==> flow/design.v <==
module b8Xb8_s16( 
  input clk,
  input rst_n, 
  input [7:0] in1_0  ,
  input [7:0] in1_1  ,
  input [7:0] in1_2  ,
  input [7:0] in1_3  ,
  input [7:0] in1_4  ,
  input [7:0] in1_5  ,
  input [7:0] in1_6  ,
  input [7:0] in1_7  ,
  input [7:0] in1_8  ,
  input [7:0] in1_9  ,
  input [7:0] in1_10 ,
  input [7:0] in1_11 ,
  input [7:0] in1_12 ,
  input [7:0] in1_13 ,
  input [7:0] in1_14 ,
  input [7:0] in1_15 ,
  input [7:0] in2_0  ,
  input [7:0] in2_1  ,
  input [7:0] in2_2  ,
  input [7:0] in2_3  ,
  input [7:0] in2_4  ,
  input [7:0] in2_5  ,
  input [7:0] in2_6  ,
  input [7:0] in2_7  ,
  input [7:0] in2_8  ,
  input [7:0] in2_9  ,
  input [7:0] in2_10 ,
  input [7:0] in2_11 ,
  input [7:0] in2_12 ,
  input [7:0] in2_13 ,
  input [7:0] in2_14 ,
  input [7:0] in2_15 ,
  output [11:0] out
  );
  reg [19:0] psum;
  reg [15:0] prod_0  ;
  reg [15:0] prod_1  ;
  reg [15:0] prod_2  ;
  reg [15:0] prod_3  ;
  reg [15:0] prod_4  ;
  reg [15:0] prod_5  ;
  reg [15:0] prod_6  ;
  reg [15:0] prod_7  ;
  reg [15:0] prod_8  ;
  reg [15:0] prod_9  ;
  reg [15:0] prod_10 ;
  reg [15:0] prod_11 ;
  reg [15:0] prod_12 ;
  reg [15:0] prod_13 ;
  reg [15:0] prod_14 ;
  reg [15:0] prod_15 ;
  always @(negedge rst_n or posedge clk) begin
    if (rst_n == 1'b0) begin
      prod_0  <= 16'b0;
      prod_1  <= 16'b0;
      prod_2  <= 16'b0;
      prod_3  <= 16'b0;
      prod_4  <= 16'b0;
      prod_5  <= 16'b0;
      prod_6  <= 16'b0;
      prod_7  <= 16'b0;
      prod_8  <= 16'b0;
      prod_9  <= 16'b0;
      prod_10 <= 16'b0;
      prod_11 <= 16'b0;
      prod_12 <= 16'b0;
      prod_13 <= 16'b0;
      prod_14 <= 16'b0;
      prod_15 <= 16'b0;
      psum <= 20'b0;
    end else begin
      prod_0  <= in1_0  * in2_0  ;
      prod_1  <= in1_1  * in2_1  ;
      prod_2  <= in1_2  * in2_2  ;
      prod_3  <= in1_3  * in2_3  ;
      prod_4  <= in1_4  * in2_4  ;
      prod_5  <= in1_5  * in2_5  ;
      prod_6  <= in1_6  * in2_6  ;
      prod_7  <= in1_7  * in2_7  ;
      prod_8  <= in1_8  * in2_8  ;
      prod_9  <= in1_9  * in2_9  ;
      prod_10 <= in1_10 * in2_10 ;
      prod_11 <= in1_11 * in2_11 ;
      prod_12 <= in1_12 * in2_12 ;
      prod_13 <= in1_13 * in2_13 ;
      prod_14 <= in1_14 * in2_14 ;
      prod_15 <= in1_15 * in2_15 ;
      psum <= prod_0  + prod_1  + prod_2  + prod_3
           + prod_4  + prod_5  + prod_6  + prod_7
           + prod_8  + prod_9  + prod_10 + prod_11
           + prod_12 + prod_13 + prod_14 + prod_15;
    end
  end
  assign out = psum[19:9];
endmodule
### Reports on b8Xb8_s16

What the tools print for b8Xb8_s16, step after step.
Lines are those of the file above, counted from 1.
Operators: Yosys type, input widths -> output width; for muxes data width and select width s.
A cell with n/a has no value.

| design | value |
|---|---|
| top module | b8Xb8_s16 |
| clock port | clk |
| standard-cell library | sky130hd |
| library corner | tt_025C_1v80 |

### Elaborated design

Counts by Yosys on the flattened word-level netlist (proc, flatten, opt, wreduce; memories kept). Register bits leave out memories and registers merged into their read ports (data or address); mux counts leave out enables and synchronous resets folded into registers. Print and check cells are left out. Cells with the same type and inputs are merged into one.

| word-level totals | value |
|---|---|
| output and inout port bits | 12 |
| word-level cells | 48 |
| input bits | 258 |
| register bits | 276 |

| operators by class | value |
|---|---|
| multipliers | 16 |
| $add $sub $neg | 15 |

Operator list:

| operator | number |
|---|---|
| $mul 8x8->16 | 16 |
| $add 20x16->20 | 11 |
| $add 19x16->20 | 1 |
| $add 18x16->19 | 1 |
| $add 17x16->18 | 1 |
| $add 16x16->17 | 1 |

### Depth

Depth = most cells in a row (Yosys ltp): at word level without a register or memory, in the mapped netlist without a sequential cell, where the memories' decode and read muxes count.

| depth | value |
|---|---|
| depth in word-level cells | 15 |
| ABC_AREA | 0 |
| gate-level depth with buffers | 19 |
| depth with buffers taken out | 19 |

### Mapped cells and area

Source: synth_stat.txt of the flow (Yosys; design flattened, memories mapped). It holds for the ABC_AREA given above (unset counts as 0); a run with the other value may have another netlist.
Totals and module areas in this step are rounded.

| synthesis totals | value |
|---|---|
| flip-flop cells | 267 |
| buffer cells | 3 |
| area of sequential cells | 6700 um^2 |
| cell area after synthesis | 45000 um^2 |
| cells in the netlist | 4684 |

Cell types:

| cell type | number | total area (um^2) |
|---|---|---|
| sky130_fd_sc_hd__fa_1 | 795 | 1.59E+04 |
| sky130_fd_sc_hd__ha_1 | 602 | 7.53E+03 |
| sky130_fd_sc_hd__dfrtp_1 | 267 | 6.68E+03 |
| sky130_fd_sc_hd__inv_1 | 1113 | 4.18E+03 |
| sky130_fd_sc_hd__and2_1 | 559 | 3.5E+03 |
| sky130_fd_sc_hd__nand2_1 | 522 | 1.96E+03 |
| sky130_fd_sc_hd__xnor2_1 | 153 | 1.34E+03 |
| sky130_fd_sc_hd__a21oi_1 | 116 | 580.557 |
| sky130_fd_sc_hd__nor2_1 | 107 | 401.635 |
| sky130_fd_sc_hd__o21ai_0 | 59 | 295.283 |
| sky130_fd_sc_hd__a211oi_1 | 36 | 270.259 |
| sky130_fd_sc_hd__o21a_1 | 36 | 270.259 |
| sky130_fd_sc_hd__or3_1 | 28 | 175.168 |
| sky130_fd_sc_hd__a21o_1 | 23 | 172.666 |
| sky130_fd_sc_hd__nand2b_1 | 26 | 162.656 |
| sky130_fd_sc_hd__nor3_1 | 32 | 160.154 |
| sky130_fd_sc_hd__o31ai_1 | 20 | 150.144 |
| sky130_fd_sc_hd__xor2_1 | 17 | 148.893 |

Other cell types: 46; their cells: 173.

### Worst setup path after synthesis

OpenSTA on the mapped netlist: ideal clock, no wires. The path of least setup slack (recovery checks aside). Input and output delay are each 20% of the period. Register names are those of the netlist, which keeps one name where synthesis merged equal registers.

| timing path after synthesis | value |
|---|---|
| path kind | input to register |
| from | input port in1_3[5] |
| to | register prod_3[15] |
| launch time at the first pin | 1.500 ns |
| input delay | 1.500 ns |
| data required time | 7.375 ns |
| period | 7.5 ns |
| delay of the path | 3.856 ns |
| driving pins on the path | 15 |
| buffers on the path | 1 |
| arrival | 5.231 ns |
| slack | 2.144 ns |
| library setup time | 0.125 ns |
| period reached after synthesis | 5.356 ns |

"delay of the path" = arrival - input delay + setup time.
"driving pins on the path" counts driving pins, that of a launching flip-flop among them; a cell with two outputs on the path counts twice.
"period reached after synthesis" is the clock period less the worst setup slack; recovery checks do not enter. This is arithmetic on one report: input and output delays are still those of the set period (20% each).
The rows between start and end are the longest chain of elaborated cells between them; the timing report does not say that the signal goes this way. Where chains are equally long, one stands for them.
Each line given opens the expression or statement behind the cell; cells for indexed reads and writes are added by Yosys, which also makes memories of some case tables.

| on the way, after synthesis | value |
|---|---|
| cell sequence | sky130_fd_sc_hd__clkbuf_1 > sky130_fd_sc_hd__nand2_1 > sky130_fd_sc_hd__fa_1 > sky130_fd_sc_hd__fa_1 > sky130_fd_sc_hd__inv_1 > sky130_fd_sc_hd__fa_1 > sky130_fd_sc_hd__inv_1 > sky130_fd_sc_hd__fa_1 > sky130_fd_sc_hd__inv_1 > sky130_fd_sc_hd__ha_1 > sky130_fd_sc_hd__or3_1 > sky130_fd_sc_hd__o21a_1 > sky130_fd_sc_hd__a22o_1 > sky130_fd_sc_hd__o41a_1 > sky130_fd_sc_hd__xnor2_1 |
| length of the longest elaborated chain | 1 |
| elaborated cells between the ends (all ways) | 1 |
| RTL lines with such cells | 1 |
| classes of those cells | 1 x mul |

Ends and longest elaborated chain, after synthesis:

| item | line | RTL |
|---|---|---|
| start, declared | 7 | `input [7:0] in1_3  ,` |
| $mul 8x8->16 | 78 | `prod_3  <= in1_3  * in2_3  ;` |
| end, assigned | 60 | `prod_3  <= 16'b0;` |
| end, assigned | 78 |  |
| end, declared | 42 | `reg [15:0] prod_3  ;` |

### Worst path after layout

Path of least setup slack in the final report of entry A (OpenROAD, finished layout, wires in). Where an end is a register, its clock arrival counts in the times.

| timing path post-layout | value |
|---|---|
| path kind | input to register |
| from | input port in1_2[4] |
| to | register prod_2[14] |
| driving pins on the path | 15 |
| library setup time | 0.11 ns |
| input delay | 2.04 ns |
| arrival | 8.10 ns |
| period | 10.2 ns |
| launch time at the first pin | 2.04 ns |
| slack | 2.54 ns |
| data required time | 10.64 ns |
| buffers on the path | 1 |

The rows between start and end are the longest chain of elaborated cells between them; the timing report does not say that the signal goes this way. Where chains are equally long, one stands for them.

| on the way, post-layout | value |
|---|---|
| cell sequence | sky130_fd_sc_hd__clkdlybuf4s50_1 > sky130_fd_sc_hd__and2_1 > sky130_fd_sc_hd__fa_1 > sky130_fd_sc_hd__ha_1 > sky130_fd_sc_hd__inv_1 > sky130_fd_sc_hd__fa_1 > sky130_fd_sc_hd__inv_1 > sky130_fd_sc_hd__fa_1 > sky130_fd_sc_hd__ha_1 > sky130_fd_sc_hd__o21ai_0 > sky130_fd_sc_hd__nor2_1 > sky130_fd_sc_hd__o41ai_1 > sky130_fd_sc_hd__o21ai_0 > sky130_fd_sc_hd__o211ai_1 > sky130_fd_sc_hd__xnor2_1 |
| length of the longest elaborated chain | 1 |
| elaborated cells between the ends (all ways) | 1 |
| RTL lines with such cells | 1 |
| classes of those cells | 1 x mul |

Ends and longest elaborated chain, post-layout:

| item | line | RTL |
|---|---|---|
| start, declared | 6 | `input [7:0] in1_2  ,` |
| $mul 8x8->16 | 77 | `prod_2  <= in1_2  * in2_2  ;` |
| end, assigned | 59 | `prod_2  <= 16'b0;` |
| end, assigned | 77 |  |
| end, declared | 41 | `reg [15:0] prod_2  ;` |

FLOW RESULTS
============

Module b8Xb8_s16, platform sky130hd: 3 stored runs of the flow (Yosys, OpenROAD) with differing settings, in no particular order. Input and output delays are each 20% of the period that was set; the output load is 0.01 pF.
"clock period achieved" = clock period - worst setup slack. The figure is calculated, with input and output delays left at 20% of the set period.
"worst setup path time" is the time allowed to the run's worst setup path (the clock period less input and output delay, where it has them) less its slack. Clock arrival times count: a late capture clock shortens it, a late launch clock lengthens it.
Measured values are rounded.

## Entry A

==> flow/run.sh <==
#!/bin/bash
# the make line also repeats the synthesis and layout settings of config.mk as NAME=value (left out here)
make -C /OpenROAD-flow-scripts/flow DESIGN_CONFIG=/design/flow/config.mk WORK_HOME=/design/flow/orfs CLKGATE_MAP_FILE= finish
==> flow/config.mk <==
export PLATFORM = sky130hd
export DESIGN_NAME = b8Xb8_s16
export DESIGN_NICKNAME = b8Xb8_s16
export VERILOG_FILES = /design/flow/design.v
export SDC_FILE = /design/flow/constraint.sdc
export NUM_CORES = 4
export LEC_CHECK = 0
export CAP_MARGIN = 0
export CELL_PAD_IN_SITES_DETAIL_PLACEMENT = 2
export CORE_ASPECT_RATIO = 0.75
export CORE_MARGIN = 8
export CORE_UTILIZATION = 35
export CTS_CLUSTER_SIZE = 25
export MIN_ROUTING_LAYER = met1
export PLACE_DENSITY = 0.81
export SLEW_MARGIN = 10
==> flow/constraint.sdc <==
create_clock -name core_clock -period 10.2 [get_ports {clk}]
set_input_delay 2.0400 -clock core_clock [delete_from_list [all_inputs] [get_ports {clk}]]
set_output_delay 2.0400 -clock core_clock [all_outputs]
set_load 0.01 [all_outputs]

| result of entry A | value |
|---|---|
| die footprint | 140000 um^2 |
| worst setup path time | 5.62 ns |
| kind of the worst setup path | input to register |
| clock period achieved | 7.658 ns |
| std-cell area (final layout) | 51000 um^2 |
| sum of negative setup slack | 0.000 ns |
| mapped cell area after synthesis | 45000 um^2 |
| post-route utilization | 0.4 |
| worst setup slack after layout | 2.5 ns |

## Entry B

==> flow/run.sh <==
#!/bin/bash
# the make line also repeats the synthesis and layout settings of config.mk as NAME=value (left out here)
make -C /OpenROAD-flow-scripts/flow DESIGN_CONFIG=/design/flow/config.mk WORK_HOME=/design/flow/orfs CLKGATE_MAP_FILE= finish
==> flow/config.mk <==
export PLATFORM = sky130hd
export DESIGN_NAME = b8Xb8_s16
export DESIGN_NICKNAME = b8Xb8_s16
export VERILOG_FILES = /design/flow/design.v
export SDC_FILE = /design/flow/constraint.sdc
export NUM_CORES = 4
export LEC_CHECK = 0
export ABC_AREA = 1
export CAP_MARGIN = 40
export CELL_PAD_IN_SITES_DETAIL_PLACEMENT = 0
export CELL_PAD_IN_SITES_GLOBAL_PLACEMENT = 2
export CORE_MARGIN = 2
export CORE_UTILIZATION = 40
export CTS_CLUSTER_DIAMETER = 36
export CTS_CLUSTER_SIZE = 68
export GPL_TIMING_DRIVEN = 0
export HOLD_SLACK_MARGIN = 0.02
export SETUP_SLACK_MARGIN = -0.12
export SLEW_MARGIN = 10
export TNS_END_PERCENT = 15
==> flow/constraint.sdc <==
create_clock -name core_clock -period 5.46 [get_ports {clk}]
set_input_delay 1.0920 -clock core_clock [delete_from_list [all_inputs] [get_ports {clk}]]
set_output_delay 1.0920 -clock core_clock [all_outputs]
set_load 0.01 [all_outputs]

| result of entry B | value |
|---|---|
| std-cell area (final layout) | 51000 um^2 |
| die footprint | 120000 um^2 |
| worst setup slack after layout | 0.26 ns |
| clock period achieved | 5.203 ns |
| post-route utilization | 0.43 |
| mapped cell area after synthesis | 47000 um^2 |
| sum of negative setup slack | 0.000 ns |
| worst setup path time | 5.20 ns |
| kind of the worst setup path | register to register |

## Entry C

==> flow/run.sh <==
#!/bin/bash
# the make line also repeats the synthesis and layout settings of config.mk as NAME=value (left out here)
make -C /OpenROAD-flow-scripts/flow DESIGN_CONFIG=/design/flow/config.mk WORK_HOME=/design/flow/orfs CLKGATE_MAP_FILE= finish
==> flow/config.mk <==
export PLATFORM = sky130hd
export DESIGN_NAME = b8Xb8_s16
export DESIGN_NICKNAME = b8Xb8_s16
export VERILOG_FILES = /design/flow/design.v
export SDC_FILE = /design/flow/constraint.sdc
export NUM_CORES = 4
export LEC_CHECK = 0
export ABC_AREA = 1
export CAP_MARGIN = 0
export CELL_PAD_IN_SITES_DETAIL_PLACEMENT = 0
export CELL_PAD_IN_SITES_GLOBAL_PLACEMENT = 0
export CORE_MARGIN = 2
export CORE_UTILIZATION = 33
export HOLD_SLACK_MARGIN = -0.05
export PLACE_DENSITY = 0.9
export SETUP_SLACK_MARGIN = 1.02
export SLEW_MARGIN = 20
==> flow/constraint.sdc <==
create_clock -name core_clock -period 5.27 [get_ports {clk}]
set_input_delay 1.0540 -clock core_clock [delete_from_list [all_inputs] [get_ports {clk}]]
set_output_delay 1.0540 -clock core_clock [all_outputs]
set_load 0.01 [all_outputs]

| result of entry C | value |
|---|---|
| mapped cell area after synthesis | 47000 um^2 |
| std-cell area (final layout) | 55000 um^2 |
| clock period achieved | 4.957 ns |
| worst setup slack after layout | 0.31 ns |
| worst setup path time | 4.96 ns |
| kind of the worst setup path | register to register |
| post-route utilization | 0.39 |
| sum of negative setup slack | 0.000 ns |
| die footprint | 150000 um^2 |
